==> flow/design.v <==
`timescale 1ns / 1ps
module convolution_stage2 (
          in1,
          in2,
          in3,
          in4,
          in5,
          in6,
          in7,
          in8,
          clk,
          rst,
          start,
          conv_out
  );
input [99:0] in1, in2, in3, in4, in5, in6, in7, in8;
input         clk, rst, start;
output reg [7:0] conv_out;
wire  [3:0]  in1_1, in1_2, in1_3, in1_4, in1_5, in1_6, in1_7, in1_8, in1_9, in1_10, in1_11, in1_12, in1_13;
wire [3:0]   in1_14, in1_15, in1_16, in1_17, in1_18, in1_19, in1_20, in1_21, in1_22, in1_23, in1_24, in1_25;
wire  [3:0]  in2_1, in2_2, in2_3, in2_4, in2_5, in2_6, in2_7, in2_8, in2_9, in2_10, in2_11, in2_12, in2_13;
wire [3:0]   in2_14, in2_15, in2_16, in2_17, in2_18, in2_19, in2_20, in2_21, in2_22, in2_23, in2_24, in2_25;
wire  [3:0]  in3_1, in3_2, in3_3, in3_4, in3_5, in3_6, in3_7, in3_8, in3_9, in3_10, in3_11, in3_12, in3_13;
wire [3:0]   in3_14, in3_15, in3_16, in3_17, in3_18, in3_19, in3_20, in3_21, in3_22, in3_23, in3_24, in3_25;
wire  [3:0]  in4_1, in4_2, in4_3, in4_4, in4_5, in4_6, in4_7, in4_8, in4_9, in4_10, in4_11, in4_12, in4_13;
wire [3:0]   in4_14, in4_15, in4_16, in4_17, in4_18, in4_19, in4_20, in4_21, in4_22, in4_23, in4_24, in4_25;
wire  [3:0]  in5_1, in5_2, in5_3, in5_4, in5_5, in5_6, in5_7, in5_8, in5_9, in5_10, in5_11, in5_12, in5_13;
wire [3:0]   in5_14, in5_15, in5_16, in5_17, in5_18, in5_19, in5_20, in5_21, in5_22, in5_23, in5_24, in5_25;
wire  [3:0]  in6_1, in6_2, in6_3, in6_4, in6_5, in6_6, in6_7, in6_8, in6_9, in6_10, in6_11, in6_12, in6_13;
wire [3:0]   in6_14, in6_15, in6_16, in6_17, in6_18, in6_19, in6_20, in6_21, in6_22, in6_23, in6_24, in6_25;
wire  [3:0]  in7_1, in7_2, in7_3, in7_4, in7_5, in7_6, in7_7, in7_8, in7_9, in7_10, in7_11, in7_12, in7_13;
wire [3:0]   in7_14, in7_15, in7_16, in7_17, in7_18, in7_19, in7_20, in7_21, in7_22, in7_23, in7_24, in7_25;
wire  [3:0]  in8_1, in8_2, in8_3, in8_4, in8_5, in8_6, in8_7, in8_8, in8_9, in8_10, in8_11, in8_12, in8_13;
wire [3:0]   in8_14, in8_15, in8_16, in8_17, in8_18, in8_19, in8_20, in8_21, in8_22, in8_23, in8_24, in8_25;
wire [8:0]   sum1, sum2, sum3, sum4;
wire  [7:0]  mul1_1, mul1_2, mul1_3, mul1_4, mul1_5, mul1_6, mul1_7, mul1_8, mul1_9, mul1_10, mul1_11, mul1_12, mul1_13;
wire [7:0]   mul1_14, mul1_15, mul1_16, mul1_17, mul1_18, mul1_19, mul1_20, mul1_21, mul1_22, mul1_23, mul1_24, mul1_25;
wire  [7:0]  mul2_1, mul2_2, mul2_3, mul2_4, mul2_5, mul2_6, mul2_7, mul2_8, mul2_9, mul2_10, mul2_11, mul2_12, mul2_13;
wire [7:0]   mul2_14, mul2_15, mul2_16, mul2_17, mul2_18, mul2_19, mul2_20, mul2_21, mul2_22, mul2_23, mul2_24, mul2_25;
wire  [7:0]  mul3_1, mul3_2, mul3_3, mul3_4, mul3_5, mul3_6, mul3_7, mul3_8, mul3_9, mul3_10, mul3_11, mul3_12, mul3_13;
wire [7:0]   mul3_14, mul3_15, mul3_16, mul3_17, mul3_18, mul3_19, mul3_20, mul3_21, mul3_22, mul3_23, mul3_24, mul3_25;
wire  [7:0]  mul4_1, mul4_2, mul4_3, mul4_4, mul4_5, mul4_6, mul4_7, mul4_8, mul4_9, mul4_10, mul4_11, mul4_12, mul4_13;
wire [7:0]   mul4_14, mul4_15, mul4_16, mul4_17, mul4_18, mul4_19, mul4_20, mul4_21, mul4_22, mul4_23, mul4_24, mul4_25;
wire [8:0]   temp_out;
always @ ( posedge clk ) begin
  if (rst) begin
  conv_out  <=  0;
  end
  else
    begin
      conv_out <= temp_out[7:0];
    end
end
assign in1_1 	= (start) ? in1[99:96]   	: 4'h0;
assign in1_2 	= (start) ? in1[95:92]   	: 4'h0;
assign in1_3 	= (start) ? in1[91:88]   	: 4'h0;
assign in1_4 	= (start) ? in1[87:84]   	: 4'h0;
assign in1_5 	= (start) ? in1[83:80]   	: 4'h0;
assign in1_6 	= (start) ? in1[79:76]   	: 4'h0;
assign in1_7 	= (start) ? in1[75:72]   	: 4'h0;
assign in1_8 	= (start) ? in1[71:68]   	: 4'h0;
assign in1_9 	= (start) ? in1[67:64]   	: 4'h0;
assign in1_10 	= (start) ? in1[63:60]  	: 4'h0;
assign in1_11 	= (start) ? in1[59:56]  	: 4'h0;
assign in1_12 	= (start) ? in1[55:52]  	: 4'h0;
assign in1_13 	= (start) ? in1[51:48]  	: 4'h0;
assign in1_14	= (start) ? in1[47:44]  	: 4'h0;
assign in1_15 	= (start) ? in1[43:40]  	: 4'h0;
assign in1_16 	= (start) ? in1[39:36]  	: 4'h0;
assign in1_17 	= (start) ? in1[35:32]  	: 4'h0;
assign in1_18 	= (start) ? in1[31:28]  	: 4'h0;
assign in1_19 	= (start) ? in1[27:24]  	: 4'h0;
assign in1_20 	= (start) ? in1[23:20]  	: 4'h0;
assign in1_21 	= (start) ? in1[19:16]  	: 4'h0;
assign in1_22 	= (start) ? in1[15:12]  	: 4'h0;
assign in1_23 	= (start) ? in1[11:8]   	: 4'h0;
assign in1_24 	= (start) ? in1[7:4]    	: 4'h0;
assign in1_25 	= (start) ? in1[3:0]   		: 4'h0;
assign in2_1 	= (start) ? in2[99:96]   	: 4'h0;
assign in2_2 	= (start) ? in2[95:92]   	: 4'h0;
assign in2_3 	= (start) ? in2[91:88]   	: 4'h0;
assign in2_4 	= (start) ? in2[87:84]   	: 4'h0;
assign in2_5 	= (start) ? in2[83:80]   	: 4'h0;
assign in2_6 	= (start) ? in2[79:76]   	: 4'h0;
assign in2_7 	= (start) ? in2[75:72]   	: 4'h0;
assign in2_8 	= (start) ? in2[71:68]   	: 4'h0;
assign in2_9 	= (start) ? in2[67:64]   	: 4'h0;
assign in2_10 	= (start) ? in2[63:60]  	: 4'h0;
assign in2_11 	= (start) ? in2[59:56]  	: 4'h0;
assign in2_12 	= (start) ? in2[55:52]  	: 4'h0;
assign in2_13 	= (start) ? in2[51:48]  	: 4'h0;
assign in2_14	= (start) ? in2[47:44]  	: 4'h0;
assign in2_15 	= (start) ? in2[43:40]  	: 4'h0;
assign in2_16 	= (start) ? in2[39:36]  	: 4'h0;
assign in2_17 	= (start) ? in2[35:32]  	: 4'h0;
assign in2_18 	= (start) ? in2[31:28]  	: 4'h0;
assign in2_19 	= (start) ? in2[27:24]  	: 4'h0;
assign in2_20 	= (start) ? in2[23:20]  	: 4'h0;
assign in2_21 	= (start) ? in2[19:16]  	: 4'h0;
assign in2_22 	= (start) ? in2[15:12]  	: 4'h0;
assign in2_23 	= (start) ? in2[11:8]   	: 4'h0;
assign in2_24 	= (start) ? in2[7:4]    	: 4'h0;
assign in2_25 	= (start) ? in2[3:0]   		: 4'h0;
assign in3_1 	= (start) ? in3[99:96]   	: 4'h0;
assign in3_2 	= (start) ? in3[95:92]   	: 4'h0;
assign in3_3 	= (start) ? in3[91:88]   	: 4'h0;
assign in3_4 	= (start) ? in3[87:84]   	: 4'h0;
assign in3_5 	= (start) ? in3[83:80]   	: 4'h0;
assign in3_6 	= (start) ? in3[79:76]   	: 4'h0;
assign in3_7 	= (start) ? in3[75:72]   	: 4'h0;
assign in3_8 	= (start) ? in3[71:68]   	: 4'h0;
assign in3_9 	= (start) ? in3[67:64]   	: 4'h0;
assign in3_10 	= (start) ? in3[63:60]  	: 4'h0;
assign in3_11 	= (start) ? in3[59:56]  	: 4'h0;
assign in3_12 	= (start) ? in3[55:52]  	: 4'h0;
assign in3_13 	= (start) ? in3[51:48]  	: 4'h0;
assign in3_14	= (start) ? in3[47:44]  	: 4'h0;
assign in3_15 	= (start) ? in3[43:40]  	: 4'h0;
assign in3_16 	= (start) ? in3[39:36]  	: 4'h0;
assign in3_17 	= (start) ? in3[35:32]  	: 4'h0;
assign in3_18 	= (start) ? in3[31:28]  	: 4'h0;
assign in3_19 	= (start) ? in3[27:24]  	: 4'h0;
assign in3_20 	= (start) ? in3[23:20]  	: 4'h0;
assign in3_21 	= (start) ? in3[19:16]  	: 4'h0;
assign in3_22 	= (start) ? in3[15:12]  	: 4'h0;
assign in3_23 	= (start) ? in3[11:8]   	: 4'h0;
assign in3_24 	= (start) ? in3[7:4]    	: 4'h0;
assign in3_25 	= (start) ? in3[3:0]   		: 4'h0;
assign in4_1 	= (start) ? in4[99:96]   	: 4'h0;
assign in4_2 	= (start) ? in4[95:92]   	: 4'h0;
assign in4_3 	= (start) ? in4[91:88]   	: 4'h0;
assign in4_4 	= (start) ? in4[87:84]   	: 4'h0;
assign in4_5 	= (start) ? in4[83:80]   	: 4'h0;
assign in4_6 	= (start) ? in4[79:76]   	: 4'h0;
assign in4_7 	= (start) ? in4[75:72]   	: 4'h0;
assign in4_8 	= (start) ? in4[71:68]   	: 4'h0;
assign in4_9 	= (start) ? in4[67:64]   	: 4'h0;
assign in4_10 	= (start) ? in4[63:60]  	: 4'h0;
assign in4_11 	= (start) ? in4[59:56]  	: 4'h0;
assign in4_12 	= (start) ? in4[55:52]  	: 4'h0;
assign in4_13 	= (start) ? in4[51:48]  	: 4'h0;
assign in4_14	= (start) ? in4[47:44]  	: 4'h0;
assign in4_15 	= (start) ? in4[43:40]  	: 4'h0;
assign in4_16 	= (start) ? in4[39:36]  	: 4'h0;
assign in4_17 	= (start) ? in4[35:32]  	: 4'h0;
assign in4_18 	= (start) ? in4[31:28]  	: 4'h0;
assign in4_19 	= (start) ? in4[27:24]  	: 4'h0;
assign in4_20 	= (start) ? in4[23:20]  	: 4'h0;
assign in4_21 	= (start) ? in4[19:16]  	: 4'h0;
assign in4_22 	= (start) ? in4[15:12]  	: 4'h0;
assign in4_23 	= (start) ? in4[11:8]   	: 4'h0;
assign in4_24 	= (start) ? in4[7:4]    	: 4'h0;
assign in4_25 	= (start) ? in4[3:0]   		: 4'h0;
assign in5_1 	= (start) ? in5[99:96]   	: 4'h0;
assign in5_2 	= (start) ? in5[95:92]   	: 4'h0;
assign in5_3 	= (start) ? in5[91:88]   	: 4'h0;
assign in5_4 	= (start) ? in5[87:84]   	: 4'h0;
assign in5_5 	= (start) ? in5[83:80]   	: 4'h0;
assign in5_6 	= (start) ? in5[79:76]   	: 4'h0;
assign in5_7 	= (start) ? in5[75:72]   	: 4'h0;
assign in5_8 	= (start) ? in5[71:68]   	: 4'h0;
assign in5_9 	= (start) ? in5[67:64]   	: 4'h0;
assign in5_10 	= (start) ? in5[63:60]  	: 4'h0;
assign in5_11 	= (start) ? in5[59:56]  	: 4'h0;
assign in5_12 	= (start) ? in5[55:52]  	: 4'h0;
assign in5_13 	= (start) ? in5[51:48]  	: 4'h0;
assign in5_14	= (start) ? in5[47:44]  	: 4'h0;
assign in5_15 	= (start) ? in5[43:40]  	: 4'h0;
assign in5_16 	= (start) ? in5[39:36]  	: 4'h0;
assign in5_17 	= (start) ? in5[35:32]  	: 4'h0;
assign in5_18 	= (start) ? in5[31:28]  	: 4'h0;
assign in5_19 	= (start) ? in5[27:24]  	: 4'h0;
assign in5_20 	= (start) ? in5[23:20]  	: 4'h0;
assign in5_21 	= (start) ? in5[19:16]  	: 4'h0;
assign in5_22 	= (start) ? in5[15:12]  	: 4'h0;
assign in5_23 	= (start) ? in5[11:8]   	: 4'h0;
assign in5_24 	= (start) ? in5[7:4]    	: 4'h0;
assign in5_25 	= (start) ? in5[3:0]   		: 4'h0;
assign in6_1 	= (start) ? in6[99:96]   	: 4'h0;
assign in6_2 	= (start) ? in6[95:92]   	: 4'h0;
assign in6_3 	= (start) ? in6[91:88]   	: 4'h0;
assign in6_4 	= (start) ? in6[87:84]   	: 4'h0;
assign in6_5 	= (start) ? in6[83:80]   	: 4'h0;
assign in6_6 	= (start) ? in6[79:76]   	: 4'h0;
assign in6_7 	= (start) ? in6[75:72]   	: 4'h0;
assign in6_8 	= (start) ? in6[71:68]   	: 4'h0;
assign in6_9 	= (start) ? in6[67:64]   	: 4'h0;
assign in6_10 	= (start) ? in6[63:60]  	: 4'h0;
assign in6_11 	= (start) ? in6[59:56]  	: 4'h0;
assign in6_12 	= (start) ? in6[55:52]  	: 4'h0;
assign in6_13 	= (start) ? in6[51:48]  	: 4'h0;
assign in6_14	= (start) ? in6[47:44]  	: 4'h0;
assign in6_15 	= (start) ? in6[43:40]  	: 4'h0;
assign in6_16 	= (start) ? in6[39:36]  	: 4'h0;
assign in6_17 	= (start) ? in6[35:32]  	: 4'h0;
assign in6_18 	= (start) ? in6[31:28]  	: 4'h0;
assign in6_19 	= (start) ? in6[27:24]  	: 4'h0;
assign in6_20 	= (start) ? in6[23:20]  	: 4'h0;
assign in6_21 	= (start) ? in6[19:16]  	: 4'h0;
assign in6_22 	= (start) ? in6[15:12]  	: 4'h0;
assign in6_23 	= (start) ? in6[11:8]   	: 4'h0;
assign in6_24 	= (start) ? in6[7:4]    	: 4'h0;
assign in6_25 	= (start) ? in6[3:0]   		: 4'h0;
assign in7_1 	= (start) ? in7[99:96]   	: 4'h0;
assign in7_2 	= (start) ? in7[95:92]   	: 4'h0;
assign in7_3 	= (start) ? in7[91:88]   	: 4'h0;
assign in7_4 	= (start) ? in7[87:84]   	: 4'h0;
assign in7_5 	= (start) ? in7[83:80]   	: 4'h0;
assign in7_6 	= (start) ? in7[79:76]   	: 4'h0;
assign in7_7 	= (start) ? in7[75:72]   	: 4'h0;
assign in7_8 	= (start) ? in7[71:68]   	: 4'h0;
assign in7_9 	= (start) ? in7[67:64]   	: 4'h0;
assign in7_10 	= (start) ? in7[63:60]  	: 4'h0;
assign in7_11 	= (start) ? in7[59:56]  	: 4'h0;
assign in7_12 	= (start) ? in7[55:52]  	: 4'h0;
assign in7_13 	= (start) ? in7[51:48]  	: 4'h0;
assign in7_14	= (start) ? in7[47:44]  	: 4'h0;
assign in7_15 	= (start) ? in7[43:40]  	: 4'h0;
assign in7_16 	= (start) ? in7[39:36]  	: 4'h0;
assign in7_17 	= (start) ? in7[35:32]  	: 4'h0;
assign in7_18 	= (start) ? in7[31:28]  	: 4'h0;
assign in7_19 	= (start) ? in7[27:24]  	: 4'h0;
assign in7_20 	= (start) ? in7[23:20]  	: 4'h0;
assign in7_21 	= (start) ? in7[19:16]  	: 4'h0;
assign in7_22 	= (start) ? in7[15:12]  	: 4'h0;
assign in7_23 	= (start) ? in7[11:8]   	: 4'h0;
assign in7_24 	= (start) ? in7[7:4]    	: 4'h0;
assign in7_25 	= (start) ? in7[3:0]   		: 4'h0;
assign in8_1 	= (start) ? in8[99:96]   	: 4'h0;
assign in8_2 	= (start) ? in8[95:92]   	: 4'h0;
assign in8_3 	= (start) ? in8[91:88]   	: 4'h0;
assign in8_4 	= (start) ? in8[87:84]   	: 4'h0;
assign in8_5 	= (start) ? in8[83:80]   	: 4'h0;
assign in8_6 	= (start) ? in8[79:76]   	: 4'h0;
assign in8_7 	= (start) ? in8[75:72]   	: 4'h0;
assign in8_8 	= (start) ? in8[71:68]   	: 4'h0;
assign in8_9 	= (start) ? in8[67:64]   	: 4'h0;
assign in8_10 	= (start) ? in8[63:60]  	: 4'h0;
assign in8_11 	= (start) ? in8[59:56]  	: 4'h0;
assign in8_12 	= (start) ? in8[55:52]  	: 4'h0;
assign in8_13 	= (start) ? in8[51:48]  	: 4'h0;
assign in8_14	= (start) ? in8[47:44]  	: 4'h0;
assign in8_15 	= (start) ? in8[43:40]  	: 4'h0;
assign in8_16 	= (start) ? in8[39:36]  	: 4'h0;
assign in8_17 	= (start) ? in8[35:32]  	: 4'h0;
assign in8_18 	= (start) ? in8[31:28]  	: 4'h0;
assign in8_19 	= (start) ? in8[27:24]  	: 4'h0;
assign in8_20 	= (start) ? in8[23:20]  	: 4'h0;
assign in8_21 	= (start) ? in8[19:16]  	: 4'h0;
assign in8_22 	= (start) ? in8[15:12]  	: 4'h0;
assign in8_23 	= (start) ? in8[11:8]   	: 4'h0;
assign in8_24 	= (start) ? in8[7:4]    	: 4'h0;
assign in8_25 	= (start) ? in8[3:0]   		: 4'h0;
assign mul1_1 = (start) ? (in1_1 * in5_1) : 8'h00;
assign mul1_2 = (start) ? (in1_2 * in5_2) : 8'h00;
assign mul1_3 = (start) ? (in1_3 * in5_3) : 8'h00;
assign mul1_4 = (start) ? (in1_4 * in5_4) : 8'h00;
assign mul1_5 = (start) ? (in1_5 * in5_5) : 8'h00;
assign mul1_6 = (start) ? (in1_6 * in5_6) : 8'h00;
assign mul1_7 = (start) ? (in1_7 * in5_7) : 8'h00;
assign mul1_8 = (start) ? (in1_8 * in5_8) : 8'h00;
assign mul1_9 = (start) ? (in1_9 * in5_9) : 8'h00;
assign mul1_10 = (start) ? (in1_10 * in5_10) : 8'h00;
assign mul1_11 = (start) ? (in1_11 * in5_11) : 8'h00;
assign mul1_12 = (start) ? (in1_12 * in5_12) : 8'h00;
assign mul1_13 = (start) ? (in1_13 * in5_13) : 8'h00;
assign mul1_14 = (start) ? (in1_14 * in5_14) : 8'h00;
assign mul1_15 = (start) ? (in1_15 * in5_15) : 8'h00;
assign mul1_16 = (start) ? (in1_16 * in5_16) : 8'h00;
assign mul1_17 = (start) ? (in1_17 * in5_17) : 8'h00;
assign mul1_18 = (start) ? (in1_18 * in5_18) : 8'h00;
assign mul1_19 = (start) ? (in1_19 * in5_19) : 8'h00;
assign mul1_20 = (start) ? (in1_20 * in5_20) : 8'h00;
assign mul1_21 = (start) ? (in1_21 * in5_21) : 8'h00;
assign mul1_22 = (start) ? (in1_22 * in5_22) : 8'h00;
assign mul1_23 = (start) ? (in1_23 * in5_23) : 8'h00;
assign mul1_24 = (start) ? (in1_24 * in5_24) : 8'h00;
assign mul1_25 = (start) ? (in1_25 * in5_25) : 8'h00;
assign mul2_1 = (start) ? (in2_1 * in6_1) : 8'h00;
assign mul2_2 = (start) ? (in2_2 * in6_2) : 8'h00;
assign mul2_3 = (start) ? (in2_3 * in6_3) : 8'h00;
assign mul2_4 = (start) ? (in2_4 * in6_4) : 8'h00;
assign mul2_5 = (start) ? (in2_5 * in6_5) : 8'h00;
assign mul2_6 = (start) ? (in2_6 * in6_6) : 8'h00;
assign mul2_7 = (start) ? (in2_7 * in6_7) : 8'h00;
assign mul2_8 = (start) ? (in2_8 * in6_8) : 8'h00;
assign mul2_9 = (start) ? (in2_9 * in6_9) : 8'h00;
assign mul2_10 = (start) ? (in2_10 * in6_10) : 8'h00;
assign mul2_11 = (start) ? (in2_11 * in6_11) : 8'h00;
assign mul2_12 = (start) ? (in2_12 * in6_12) : 8'h00;
assign mul2_13 = (start) ? (in2_13 * in6_13) : 8'h00;
assign mul2_14 = (start) ? (in2_14 * in6_14) : 8'h00;
assign mul2_15 = (start) ? (in2_15 * in6_15) : 8'h00;
assign mul2_16 = (start) ? (in2_16 * in6_16) : 8'h00;
assign mul2_17 = (start) ? (in2_17 * in6_17) : 8'h00;
assign mul2_18 = (start) ? (in2_18 * in6_18) : 8'h00;
assign mul2_19 = (start) ? (in2_19 * in6_19) : 8'h00;
assign mul2_20 = (start) ? (in2_20 * in6_20) : 8'h00;
assign mul2_21 = (start) ? (in2_21 * in6_21) : 8'h00;
assign mul2_22 = (start) ? (in2_22 * in6_22) : 8'h00;
assign mul2_23 = (start) ? (in2_23 * in6_23) : 8'h00;
assign mul2_24 = (start) ? (in2_24 * in6_24) : 8'h00;
assign mul2_25 = (start) ? (in2_25 * in6_25) : 8'h00;
assign mul3_1 = (start) ? (in3_1 * in7_1) : 8'h00;
assign mul3_2 = (start) ? (in3_2 * in7_2) : 8'h00;
assign mul3_3 = (start) ? (in3_3 * in7_3) : 8'h00;
assign mul3_4 = (start) ? (in3_4 * in7_4) : 8'h00;
assign mul3_5 = (start) ? (in3_5 * in7_5) : 8'h00;
assign mul3_6 = (start) ? (in3_6 * in7_6) : 8'h00;
assign mul3_7 = (start) ? (in3_7 * in7_7) : 8'h00;
assign mul3_8 = (start) ? (in3_8 * in7_8) : 8'h00;
assign mul3_9 = (start) ? (in3_9 * in7_9) : 8'h00;
assign mul3_10 = (start) ? (in3_10 * in7_10) : 8'h00;
assign mul3_11 = (start) ? (in3_11 * in7_11) : 8'h00;
assign mul3_12 = (start) ? (in3_12 * in7_12) : 8'h00;
assign mul3_13 = (start) ? (in3_13 * in7_13) : 8'h00;
assign mul3_14 = (start) ? (in3_14 * in7_14) : 8'h00;
assign mul3_15 = (start) ? (in3_15 * in7_15) : 8'h00;
assign mul3_16 = (start) ? (in3_16 * in7_16) : 8'h00;
assign mul3_17 = (start) ? (in3_17 * in7_17) : 8'h00;
assign mul3_18 = (start) ? (in3_18 * in7_18) : 8'h00;
assign mul3_19 = (start) ? (in3_19 * in7_19) : 8'h00;
assign mul3_20 = (start) ? (in3_20 * in7_20) : 8'h00;
assign mul3_21 = (start) ? (in3_21 * in7_21) : 8'h00;
assign mul3_22 = (start) ? (in3_22 * in7_22) : 8'h00;
assign mul3_23 = (start) ? (in3_23 * in7_23) : 8'h00;
assign mul3_24 = (start) ? (in3_24 * in7_24) : 8'h00;
assign mul3_25 = (start) ? (in3_25 * in7_25) : 8'h00;
assign mul4_1 = (start) ? (in4_1 * in8_1) : 8'h00;
assign mul4_2 = (start) ? (in4_2 * in8_2) : 8'h00;
assign mul4_3 = (start) ? (in4_3 * in8_3) : 8'h00;
assign mul4_4 = (start) ? (in4_4 * in8_4) : 8'h00;
assign mul4_5 = (start) ? (in4_5 * in8_5) : 8'h00;
assign mul4_6 = (start) ? (in4_6 * in8_6) : 8'h00;
assign mul4_7 = (start) ? (in4_7 * in8_7) : 8'h00;
assign mul4_8 = (start) ? (in4_8 * in8_8) : 8'h00;
assign mul4_9 = (start) ? (in4_9 * in8_9) : 8'h00;
assign mul4_10 = (start) ? (in4_10 * in8_10) : 8'h00;
assign mul4_11 = (start) ? (in4_11 * in8_11) : 8'h00;
assign mul4_12 = (start) ? (in4_12 * in8_12) : 8'h00;
assign mul4_13 = (start) ? (in4_13 * in8_13) : 8'h00;
assign mul4_14 = (start) ? (in4_14 * in8_14) : 8'h00;
assign mul4_15 = (start) ? (in4_15 * in8_15) : 8'h00;
assign mul4_16 = (start) ? (in4_16 * in8_16) : 8'h00;
assign mul4_17 = (start) ? (in4_17 * in8_17) : 8'h00;
assign mul4_18 = (start) ? (in4_18 * in8_18) : 8'h00;
assign mul4_19 = (start) ? (in4_19 * in8_19) : 8'h00;
assign mul4_20 = (start) ? (in4_20 * in8_20) : 8'h00;
assign mul4_21 = (start) ? (in4_21 * in8_21) : 8'h00;
assign mul4_22 = (start) ? (in4_22 * in8_22) : 8'h00;
assign mul4_23 = (start) ? (in4_23 * in8_23) : 8'h00;
assign mul4_24 = (start) ? (in4_24 * in8_24) : 8'h00;
assign mul4_25 = (start) ? (in4_25 * in8_25) : 8'h00;
assign sum1 = mul1_1 + mul1_2 + mul1_3 + mul1_4 + mul1_5 + mul1_6 + mul1_7 + mul1_8 + mul1_9 + mul1_10 + mul1_11 + mul1_12 + mul1_13 + mul1_14 +
              mul1_15 + mul1_16 + mul1_17 + mul1_18 + mul1_19 + mul1_20 + mul1_21 + mul1_22 + mul1_23 + mul1_24 + mul1_25;
assign sum2 = mul2_1 + mul2_2 + mul2_3 + mul2_4 + mul2_5 + mul2_6 + mul2_7 + mul2_8 + mul2_9 + mul2_10 + mul2_11 + mul2_12 + mul2_13 + mul2_14 +
              mul2_15 + mul2_16 + mul2_17 + mul2_18 + mul2_19 + mul2_20 + mul2_21 + mul2_22 + mul2_23 + mul2_24 + mul2_25;
assign sum3 = mul3_1 + mul3_2 + mul3_3 + mul3_4 + mul3_5 + mul3_6 + mul3_7 + mul3_8 + mul3_9 + mul3_10 + mul3_11 + mul3_12 + mul3_13 + mul3_14 +
              mul3_15 + mul3_16 + mul3_17 + mul3_18 + mul3_19 + mul3_20 + mul3_21 + mul3_22 + mul3_23 + mul3_24 + mul3_25;
assign sum4 = mul4_1 + mul4_2 + mul4_3 + mul4_4 + mul4_5 + mul4_6 + mul4_7 + mul4_8 + mul4_9 + mul4_10 + mul4_11 + mul4_12 + mul4_13 + mul4_14 +
              mul4_15 + mul4_16 + mul4_17 + mul4_18 + mul4_19 + mul4_20 + mul4_21 + mul4_22 + mul4_23 + mul4_24 + mul4_25;
assign temp_out = sum1  + sum2 + sum3  + sum4;
endmodule  
# Reports on convolution_stage2
# The steps from the RTL of convolution_stage2 to its reports follow in flow order.
# Line numbers count from 1 in the design file above.
# Cell names lack the library's common part.
# Not given: -
[design]
design = "convolution_stage2"
clock = "clk"
lib = "sky130hd"
corner = "tt_025C_1v80"

# Word-level counts
# Yosys after proc, flatten, opt, wreduce and memory -nomap, before mapping. Enables and synchronous resets that opt folds into registers are not counted as muxes. Memory bits, and registers merged into a memory's read port (data or address), are not among the register bits. Print and check cells are not counted. Equal cells are merged and count once.
[op_classes]
n_addsub = 99
multipliers = 100
muxes = 300
[op_table]
columns = ["op", "count"]
rows = [
  ["4-bit by 4-bit multiplier with 8-bit output", 100],
  ["8-bit 2-to-1 mux", 100],
  ["4-bit 2-to-1 mux", 200],
  ["8-bit adder", 99],
]
[word_totals]
ff_bits = 8
input_bits = 803
word_cells = 500

# Longest topological paths
# Yosys ltp: most cells in a row. Word level: on the elaborated netlist, between registers, memories and ports. Mapped: between sequential cells and ports; inverters and the memories' decode and read muxes count.
[depth]
word_depth = 30
abc_area = 0
ltp_mapped = 44
depth_no_buf = 41

# After synthesis
# The flow's flattened synthesis, as Yosys stat reports it; memories are mapped. The netlist is that of the ABC_AREA named above (0 if unset); the other value can give another one.
# Totals and module areas in this step are rounded.
[by_type]
columns = ["type", "count", "type_area_um2"]
rows = [
  ["fa_1", 992, 1.99E+04],
  ["ha_1", 1266, 1.58E+04],
  ["and3_1", 1092, 6.83E+03],
  ["inv_1", 1245, 4.67E+03],
  ["xnor2_1", 386, 3.38E+03],
  ["nand3_1", 510, 2.55E+03],
  ["a21oi_1", 286, 1.43E+03],
  ["a21o_1", 184, 1.38E+03],
  ["xor2_1", 154, 1.35E+03],
  ["nand2_1", 351, 1.32E+03],
  ["clkbuf_1", 239, 897.11],
  ["nor2_1", 202, 758.227],
  ["and2_1", 89, 556.784],
  ["o21bai_1", 55, 412.896],
  ["xnor3_1", 17, 382.867],
  ["o21ai_0", 66, 330.317],
  ["nand2b_1", 28, 175.168],
  ["dfxtp_1", 8, 160.154],
]
# Not listed: further types 14, cells in them 73.
[synth_totals]
stdcells = 7243
yosys_area_um2 = 63000
ffs = 8

# Path before layout
# OpenSTA on the mapped netlist: ideal clock, no wires. The path of least setup slack (recovery checks aside). Input and output delay are each 20% of the period. Register names are those of the netlist, which keeps one name where synthesis merged equal registers.
[synth_path]
path_type = "input to register"
start = "input start"
end = "register conv_out[7]"
period_ns = 14.0
setup_time_ns = 0.070
launch_ns = 2.800
arrival_time_ns = 13.247
required_time_ns = 13.930
path_slack_ns = 0.683
path_delay_ns = 10.517
stages = 41
synth_period_reached_ns = 13.317
# "path_delay_ns" is the arrival time less input delay plus setup time.
# "stages" counts driving pins, that of a launching flip-flop among them; a cell with two outputs on the path counts twice.
# "synth_period_reached_ns" = period - worst setup slack (recovery checks aside). The figure is calculated, with input and output delays left at 20% of the set period.
# Between the ends stands the longest chain of elaborated cells between them, by number of cells; it is not shown to be the way that was timed. Of several equally long chains one is given.
# Each line given opens the expression or statement behind the cell; cells for indexed reads and writes are added by Yosys, which also makes memories of some case tables.
[synth_between]
cell_sequence = "clkbuf_1 -> clkbuf_1 -> clkbuf_1 -> clkbuf_1 -> nand3_1 -> fa_1 -> fa_1 -> inv_1 -> fa_1 -> a21o_1 -> a21oi_1 -> xor2_1 -> nor2_1 -> fa_1 -> inv_1 -> fa_1 -> inv_1 -> fa_1 -> [... 5 more ...] -> inv_1 -> fa_1 -> inv_1 -> fa_1 -> fa_1 -> fa_1 -> inv_1 -> fa_1 -> xnor2_1 -> xnor2_1 -> xnor2_1 -> xnor2_1 -> xnor2_1 -> xnor2_1 -> xnor2_1 -> and3_2 -> a211o_1 -> a21oi_1"
elab_chain_cells = 30
[synth_lines]
columns = ["element", "line", "source"]
rows = [
  ["start: declaration", 17, "input         clk, rst, start;"],
  ["4-bit 2-to-1 mux", 54, "assign in1_1 = (start) ? in1[99:96] : 4'h0;"],
  ["4-bit by 4-bit multiplier with 8-bit output", 254, "assign mul1_1 = (start) ? (in1_1 * in5_1) : 8'h00;"],
  ["8-bit 2-to-1 mux", 254, ""],
  ["8-bit adder x24", 354, "assign sum1 = mul1_1 + mul1_2 + mul1_3 + mul1_4 + mul1_5 + mul1_6 + mul1_7 + mul1_8 + mul1_9 + mul1_10 + mul1_ ..."],
  ["8-bit adder x3", 362, "assign temp_out = sum1  + sum2 + sum3  + sum4;"],
  ["end: assignment", 47, "conv_out  <=  0;"],
  ["end: assignment", 51, "conv_out <= temp_out[7:0];"],
  ["end: declaration", 18, "output reg [7:0] conv_out;"],
]

# Timing after layout
# Path of least setup slack in the final report of flow run 1 (OpenROAD, finished layout, wires in). Where an end is a register, its clock arrival counts in the times.
[layout_path]
path_type = "input to register"
start = "input start"
end = "register conv_out[7]"
period_ns = 13.5
setup_time_ns = 0.07
launch_ns = 2.70
arrival_time_ns = 13.34
required_time_ns = 13.67
path_slack_ns = 0.33
stages = 39
# Between the ends stands the longest chain of elaborated cells between them, by number of cells; it is not shown to be the way that was timed. Of several equally long chains one is given.
[layout_between]
cell_sequence = "clkbuf_16 -> buf_4 -> clkbuf_16 -> buf_4 -> and3_1 -> fa_1 -> fa_1 -> inv_1 -> fa_1 -> nand2b_1 -> fa_1 -> inv_1 -> fa_1 -> inv_1 -> fa_1 -> fa_1 -> inv_1 -> fa_1 -> [... 3 more ...] -> fa_1 -> fa_2 -> fa_1 -> fa_1 -> inv_1 -> ha_2 -> inv_1 -> fa_2 -> inv_1 -> a21o_1 -> a21oi_1 -> buf_4 -> xnor2_2 -> xnor2_1 -> xnor2_1 -> and3_4 -> a211o_1 -> a21oi_2"
elab_chain_cells = 30
[layout_lines]
columns = ["element", "line", "source"]
rows = [
  ["start: declaration", 17, "input         clk, rst, start;"],
  ["4-bit 2-to-1 mux", 54, "assign in1_1 = (start) ? in1[99:96] : 4'h0;"],
  ["4-bit by 4-bit multiplier with 8-bit output", 254, "assign mul1_1 = (start) ? (in1_1 * in5_1) : 8'h00;"],
  ["8-bit 2-to-1 mux", 254, ""],
  ["8-bit adder x24", 354, "assign sum1 = mul1_1 + mul1_2 + mul1_3 + mul1_4 + mul1_5 + mul1_6 + mul1_7 + mul1_8 + mul1_9 + mul1_10 + mul1_ ..."],
  ["8-bit adder x3", 362, "assign temp_out = sum1  + sum2 + sum3  + sum4;"],
  ["end: assignment", 47, "conv_out  <=  0;"],
  ["end: assignment", 51, "conv_out <= temp_out[7:0];"],
  ["end: declaration", 18, "output reg [7:0] conv_out;"],
]

# Measured results for convolution_stage2: 3 stored runs of the Yosys and OpenROAD flow on sky130hd. The settings differ; the order carries no meaning. The constraints put input and output delay at 20% of the set period each and load the outputs with 0.01 pF.
# By "period_reached_ns" is meant the clock period of the run minus its worst setup slack. This is arithmetic on one report: input and output delays are still those of the set period (20% each).
# "critical_path_time_ns" means the part of the period allowed to the worst setup path (the constraints hold back 20% at inputs and 20% at outputs) less its slack; where the path has registers, the arrival times of their clocks count too.
# The measured numbers are rounded.

[[run]]
name = "flow run 1"
[run.settings]
CORE_UTILIZATION = 24
period_ns = 13.5
CAP_MARGIN = 20
CORE_MARGIN = 2
SLEW_MARGIN = 20
[run.results]
tns_ns = 0.000
layout_stdcell_area_um2 = 80000
fin_util_frac = 0.31
synthArea_um2 = 63000
critical_path_time_ns = 10.47
timing.worst_path_kind = "input to register"
period_reached_ns = 13.168
final_hold_ws_ns = 3.3
worst_setup_slack_ns = 0.33
dieArea_um2 = 270000

[[run]]
name = "flow run 2"
[run.settings]
period_ns = 14.0
CAP_MARGIN = 20
CORE_MARGIN = 2
CORE_UTILIZATION = 40
SLEW_MARGIN = 20
[run.results]
tns_ns = 0.000
layout_stdcell_area_um2 = 74000
fin_util_frac = 0.47
synthArea_um2 = 63000
critical_path_time_ns = 10.53
timing.worst_path_kind = "input to register"
period_reached_ns = 13.332
final_hold_ws_ns = 3.3
worst_setup_slack_ns = 0.67
dieArea_um2 = 160000

[[run]]
name = "flow run 3"
[run.settings]
ABC_AREA = 1
CELL_PAD_IN_SITES_GLOBAL_PLACEMENT = 3
CORE_ASPECT_RATIO = 1.43
CORE_MARGIN = 8
CORE_UTILIZATION = 60
GPL_ROUTABILITY_DRIVEN = 0
GPL_TIMING_DRIVEN = 1
HOLD_SLACK_MARGIN = 0.2
MAX_ROUTING_LAYER = "met4"
MIN_ROUTING_LAYER = "met1"
PLACE_DENSITY = 0.49
SETUP_SLACK_MARGIN = -0.19
SLEW_MARGIN = 25
TNS_END_PERCENT = 95
period_ns = 14.5
CAP_MARGIN = 20
[run.results]
outcome = "no results, placement failed with GPL-0301"
